==> flow/design.v <==
module lcd_ctrl(clk, reset, datain, cmd, cmd_valid, dataout, output_valid, busy);
input           clk;
input           reset;
input   [7:0]   datain;
input   [2:0]   cmd;
input           cmd_valid;
output reg [7:0]   dataout;
output reg         output_valid;
output reg         busy;
reg cur_state,next_state;  
reg [5:0] img_counter;     
reg [2:0] row,col;         
reg [2:0] row_t,col_t;         
reg [5:0] out_pos;          
reg [2:0] cmd_reg;         
reg [7:0] data_buff[35:0];  
localparam REFLASH     = 3'd0;
localparam LOAD_DATA   = 3'd1;
localparam SHIFT_RIGHT = 3'd2;
localparam SHIFT_LEFT  = 3'd3;
localparam SHIFT_UP    = 3'd4;
localparam SHIFT_DOWN  = 3'd5;
localparam WAIT_CMD = 1'b0;
localparam PROCESS  = 1'b1;
always @ ( posedge clk or posedge reset ) begin    
    if (reset)  
        cur_state <= WAIT_CMD;
    else
        cur_state <= next_state;
end 
always @ ( * ) begin     
    case ( cur_state )
        WAIT_CMD : begin
            if ( cmd_valid )
                next_state = PROCESS;
            else
                next_state = WAIT_CMD;
        end
        PROCESS : begin
            if ( ( cmd_reg == REFLASH ) && img_counter[5:3] == 3'd2 && img_counter[2:0] == 3'd2 )
                next_state = WAIT_CMD;
            else
                next_state = PROCESS;
        end
    endcase
end
always @ (*) begin   
    row_t = row + img_counter[5:3];
    col_t = col + img_counter[2:0];
    out_pos = row_t * 6'd6 + col_t;
end
always @ ( posedge clk or posedge reset ) begin   
    if (reset) begin
        row <= 3'd2;
        col <= 3'd2;
        dataout <= 8'd0;
        output_valid <= 1'd0;
        busy <= 1'd0;
        cmd_reg <= REFLASH;
        img_counter <= 6'd0;
    end
    else begin
        if ( cur_state == WAIT_CMD ) begin
            if ( cmd_valid ) begin
                cmd_reg <= cmd;
                busy <= 1'd1;
            end
            img_counter <= 6'd0;
            output_valid <= 1'd0;
        end
        else begin
            case ( cmd_reg )
                REFLASH : begin
                    dataout <= data_buff[out_pos];
                    if ( img_counter[2:0] == 3'd2 ) begin
                        img_counter[5:3] <= img_counter[5:3] + 1'd1;
                        img_counter[2:0] <= 3'd0;
                    end
                    else begin
                        img_counter <= img_counter + 6'd1;
                    end
                    if ( img_counter[5:3] == 3'd2 && img_counter[2:0] == 3'd2 ) begin
                        busy <= 1'd0;
                    end
                    output_valid <= 1'd1;
                end
                LOAD_DATA : begin
                    if (img_counter == 6'd35) begin
                        img_counter <= 6'd0;
                        cmd_reg <= REFLASH;
                    end
                    else
                        img_counter <= img_counter + 6'd1;
                    data_buff[img_counter] <= datain;
                    row <= 3'd2;
                    col <= 3'd2;
                end
                SHIFT_RIGHT : begin
                    if ( col != 3'd3 )
                        col <= col + 3'd1;
                    cmd_reg <= REFLASH;
                end
                SHIFT_LEFT : begin
                    if ( col != 3'd0 )
                        col <= col - 3'd1;
                    cmd_reg <= REFLASH;
                end
                SHIFT_UP : begin
                    if ( row != 3'd0 )
                        row <= row - 3'd1;
                    cmd_reg <= REFLASH;
                end
                default : begin  
                    if ( row != 3'd3 )
                        row <= row + 3'd1;
                    cmd_reg <= REFLASH;
                end
            endcase
        end
    end
end
endmodule
From RTL to reports: lcd_ctrl
What the tools print for lcd_ctrl, step after step.
Line numbers count from 1 in the design file above.
Library cell names are shortened.
A cell with n/a has no value.
- design top: lcd_ctrl
- clock: clk
- library: sky130hd
- library corner: tt_025C_1v80

Elaborated design
Yosys after proc, flatten, opt, wreduce and memory -nomap, before mapping. Print and check cells are not counted. Equal cells are merged and count once.
- input port bits: 14
- bits in registers: 314
- output and inout port bits at 10
- multiplexer cells at 28
- noted $mul: 1
- equal/unequal tests at 86
- bitwise operators at 3
- noted reduce/logical cells: 53
- noted $add $sub $neg: 9
- operator list (cell ; number):
    parallel mux 8 bit (select 36 bit) ; 1
    == test 6 x 5 -> 1 bit (second input constant) ; 32
    AND reduction 4 bit ; 38
    == test 6 x 4 -> 1 bit (second input constant) ; 16
    == test 6 x 3 -> 1 bit (second input constant) ; 8
    == test 6 bit (second input constant) ; 8
    2-to-1 mux 3 bit ; 13
    == test 6 x 2 -> 1 bit (second input constant) ; 4
    parallel mux 3 bit (select 3 bit) ; 2
    parallel mux 3 bit (select 2 bit) ; 3
    == test 3 x 2 -> 1 bit (second input constant) ; 4
    nonzero test 3 bit ; 4
    == test 6 x 1 -> 1 bit (second input constant) ; 2
    zero test 6 bit ; 2
    multiplier 3 x 2 -> 5 bit (second input constant) ; 1
    adder 3 x 1 -> 3 bit (second input constant) ; 3
    != test 2 bit (second input constant) ; 4
    2-to-1 mux 1 bit ; 8
    subtractor 3 x 1 -> 3 bit (second input constant) ; 2
    != test 3 x 2 -> 1 bit (second input constant) ; 2
    adder 3 bit ; 2
    AND reduction 3 bit ; 2
    adder 6 x 1 -> 6 bit (second input constant) ; 1
    adder 6 x 3 -> 6 bit ; 1
    != test 2 x 1 -> 1 bit (second input constant) ; 2
    logical AND 1 bit ; 3
    NOT 1 bit ; 3
    == test 3 x 1 -> 1 bit (second input constant) ; 1
Not listed: further kinds 8, cells in them 8.

Longest topological paths
Yosys ltp: most cells in a row. Word level: on the elaborated netlist, between registers, memories and ports. Mapped: between sequential cells and ports; inverters and the memories' decode and read muxes count.
- noted word-level depth: 5
- ABC_AREA at 0
- gate-level depth with buffers at 16
- noted mapped depth without buffers: 15

After synthesis
Yosys stat after the flow's synthesis: flattened, memories mapped to cells. It holds for the ABC_AREA given above (unset counts as 0); a run with the other value may have another netlist.
- cells in the netlist: 923
- noted area of sequential cells: 9301.4 µm²
- buffers at 45
- noted mapped flip-flops: 314
- chip area (Yosys): 13634.3 µm²
- cells by type (cell ; number ; area in all (µm²)):
    edfxtp_1 ; 288 ; 8.65E+03
    dfrtp_1 ; 24 ; 600.576
    mux4_2 ; 25 ; 563.04
    nand2_1 ; 84 ; 315.302
    mux2_2 ; 20 ; 225.216
    nand3_1 ; 37 ; 185.178
    mux2i_1 ; 18 ; 180.173
    nor2_1 ; 45 ; 168.912
    ha_1 ; 13 ; 162.656
    o21ai_0 ; 27 ; 135.13
    clkbuf_1 ; 35 ; 131.376
    a22oi_1 ; 17 ; 127.622
    fa_1 ; 6 ; 120.115
    a21oi_1 ; 23 ; 115.11
    and3_1 ; 18 ; 112.608
    nand4_1 ; 17 ; 106.352
    nor3_1 ; 20 ; 100.096
    o21ai_1 ; 19 ; 95.091
Not listed: further types 59, cells in them 187.

Timing after synthesis
Path of least setup slack by OpenSTA after synthesis, without wires, with an ideal clock, recovery checks aside; 20% of the period is set as input and as output delay. Where synthesis merged equal registers, the netlist keeps one of their names.
- kind: register -> register
- from: register row[1]
- to: register dataout[1]
- noted arrival: 3997 ps
- noted period: 4500 ps
- noted setup time: 126 ps
- noted driving pins on the path: 14
- path delay: 4123 ps
- path buffers: 1
- noted slack: 377 ps
- data required time: 4374 ps
- synthesis period reached: 4123 ps
"path delay" = arrival - input delay + setup time.
"driving pins on the path" counts driving pins, that of a launching flip-flop among them; a cell with two outputs on the path counts twice.
"synthesis period reached" is the clock period less the worst setup slack; recovery checks do not enter. This is arithmetic on one report: input and output delays are still those of the set period (20% each).
The rows between start and end are the longest chain of elaborated cells between them; the timing report does not say that the signal goes this way. Where chains are equally long, one stands for them.
Each line given opens the expression or statement behind the cell; cells for indexed reads and writes are added by Yosys, which also makes memories of some case tables.
At most two assigning lines are given for a register; there are more.
- cells stage by stage: dfstp_2 inv_1 fa_1 inv_1 ha_1 inv_1 fa_1 xor2_1 clkbuf_1 mux4_2 a32oi_1 nand4_4 nor4b_4 o21ai_1
- noted cells in the longest elaborated chain: 5
- elaborated cells between the ends (all ways): 40
- source lines of those cells at 3
- those cells by class: add/sub (2); mul (1); eq/ne (35); mux (1); reduce/logical (1)
- ends and longest elaborated chain, post-synthesis (what ; line ; text):
    from (decl) ; 12 ; reg [2:0] row,col;
    from (assign) ; 110 ; row <= row - 3'd1;
    from (assign) ; 115 ; row <= row + 3'd1;
    adder 3 bit ; 48 ; row_t = row + img_counter[5:3];
    multiplier 3 x 2 -> 5 bit ; 50 ; out_pos = row_t * 6'd6 + col_t;
    adder 6 x 3 -> 6 bit ; 50 ;
    == test 6 bit ; 74 ; dataout <= data_buff[out_pos];
    parallel mux 8 bit (select 36 bit) ; 74 ;
    to (assign) ; 56 ; dataout <= 8'd0;
    to (assign) ; 74 ;
    to (decl) ; 7 ; output reg [7:0]   dataout;

Worst path after layout
From the final timing report of record 1: the path of least setup slack in the routed layout; clock arrival at registers is part of the times.
The path's times are printed in steps of 10 ps; the period is the one set.
- kind: register -> register
- from: register row[1]
- to: register dataout[2]
- noted arrival: 4790 ps
- noted slack: 60 ps
- noted driving pins on the path: 16
- noted setup time: 110 ps
- noted period: 4460 ps
- path buffers: 2
- data required time: 4860 ps
The rows between start and end are the longest chain of elaborated cells between them; the timing report does not say that the signal goes this way. Where chains are equally long, one stands for them.
At most two assigning lines are given for a register; there are more.
- cells stage by stage: dfstp_2 inv_1 fa_1 inv_1 ha_1 fa_2 buf_4 nor2b_1 xnor2_1 a21oi_4 nor4_1 buf_4 a22oi_1 nand4_1 and4b_1 o21ai_1
- noted cells in the longest elaborated chain: 5
- elaborated cells between the ends (all ways): 40
- source lines of those cells at 3
- those cells by class: add/sub (2); mul (1); eq/ne (35); mux (1); reduce/logical (1)
- ends and longest elaborated chain, after layout (what ; line ; text):
    from (decl) ; 12 ; reg [2:0] row,col;
    from (assign) ; 110 ; row <= row - 3'd1;
    from (assign) ; 115 ; row <= row + 3'd1;
    adder 3 bit ; 48 ; row_t = row + img_counter[5:3];
    multiplier 3 x 2 -> 5 bit ; 50 ; out_pos = row_t * 6'd6 + col_t;
    adder 6 x 3 -> 6 bit ; 50 ;
    == test 6 bit ; 74 ; dataout <= data_buff[out_pos];
    parallel mux 8 bit (select 36 bit) ; 74 ;
    to (assign) ; 56 ; dataout <= 8'd0;
    to (assign) ; 74 ;
    to (decl) ; 7 ; output reg [7:0]   dataout;

Subject: flow runs of lcd_ctrl

Hi,

Flow measurements of lcd_ctrl on sky130hd: 5 stored runs with different settings, listed in no order. Input and output delays are each 20% of the period that was set; the output load is 0.01 pF.
"achieved clock period" means the clock period less the worst setup slack. The figure is calculated, with input and output delays left at 20% of the set period.
By "allowed time less slack (worst setup path)" is meant the share of the clock period that the worst setup path is allowed (20% is reserved at inputs, 20% at outputs), minus its slack. Clock arrival times at its registers enter into it.
"allowed time less slack (worst setup path)" is known to 10 ps.

Record 1
Settings were period_ns = 4.46; CAP_MARGIN = 20; CORE_MARGIN = 2; CORE_UTILIZATION = 40; SLEW_MARGIN = 20
- utilization after layout: 47.4 %
- final worst hold slack: 489 ps
- total negative setup slack: 0 ps
- standard-cell area after layout at 15890.2 µm²
- worst setup slack after layout: 61 ps
- netlist area reported by Yosys at 13634.3 µm²
- achieved clock period at 4399 ps
- noted the die size: 35579.4 µm²
- allowed time less slack (worst setup path): 4400 ps
- class of the worst setup path: register -> register

Record 2
Settings were ABC_AREA = 1; CAP_MARGIN = 5; CELL_PAD_IN_SITES_DETAIL_PLACEMENT = 1; CELL_PAD_IN_SITES_GLOBAL_PLACEMENT = 2; CORE_MARGIN = 9; CORE_UTILIZATION = 64; CTS_CLUSTER_DIAMETER = 68; CTS_CLUSTER_SIZE = 68; GPL_ROUTABILITY_DRIVEN = 0; HOLD_SLACK_MARGIN = -0.04; MAX_ROUTING_LAYER = met4; MIN_ROUTING_LAYER = met2; PLACE_DENSITY = 0.63; SETUP_SLACK_MARGIN = 0.32; SLEW_MARGIN = 40; TNS_END_PERCENT = 65; period_ns = 5.45
- no results, placement failed with GPL-0301

Record 3
Settings were ABC_AREA = 1; CAP_MARGIN = 5; CELL_PAD_IN_SITES_DETAIL_PLACEMENT = 1; CELL_PAD_IN_SITES_GLOBAL_PLACEMENT = 2; CORE_ASPECT_RATIO = 0.63; CORE_MARGIN = 9; CORE_UTILIZATION = 64; CTS_CLUSTER_DIAMETER = 284; CTS_CLUSTER_SIZE = 92; GPL_ROUTABILITY_DRIVEN = 0; HOLD_SLACK_MARGIN = 0.25; MAX_ROUTING_LAYER = met5; MIN_ROUTING_LAYER = met2; PLACE_DENSITY = 0.63; SETUP_SLACK_MARGIN = 0.32; SLEW_MARGIN = 35; TNS_END_PERCENT = 65; period_ns = 7.96
- no results, placement failed with GPL-0301

Record 4
Settings were CELL_PAD_IN_SITES_DETAIL_PLACEMENT = 2; CELL_PAD_IN_SITES_GLOBAL_PLACEMENT = 2; CORE_MARGIN = 9; CORE_UTILIZATION = 59; CTS_CLUSTER_DIAMETER = 288; GPL_ROUTABILITY_DRIVEN = 1; HOLD_SLACK_MARGIN = 0.23; SETUP_SLACK_MARGIN = 0.99; period_ns = 3.45; CAP_MARGIN = 20; SLEW_MARGIN = 20
- no results, placement failed with DPL-0033

Record 5
Settings were CELL_PAD_IN_SITES_DETAIL_PLACEMENT = 2; CELL_PAD_IN_SITES_GLOBAL_PLACEMENT = 2; CORE_ASPECT_RATIO = 1.19; CORE_UTILIZATION = 56; CTS_CLUSTER_DIAMETER = 206; GPL_TIMING_DRIVEN = 1; MIN_ROUTING_LAYER = met1; PLACE_DENSITY_LB_ADDON = 0.22; SETUP_SLACK_MARGIN = 0.97; TNS_END_PERCENT = 40; period_ns = 6.63; CAP_MARGIN = 20; CORE_MARGIN = 2; SLEW_MARGIN = 20
- no results, placement failed with DPL-0033

Regards
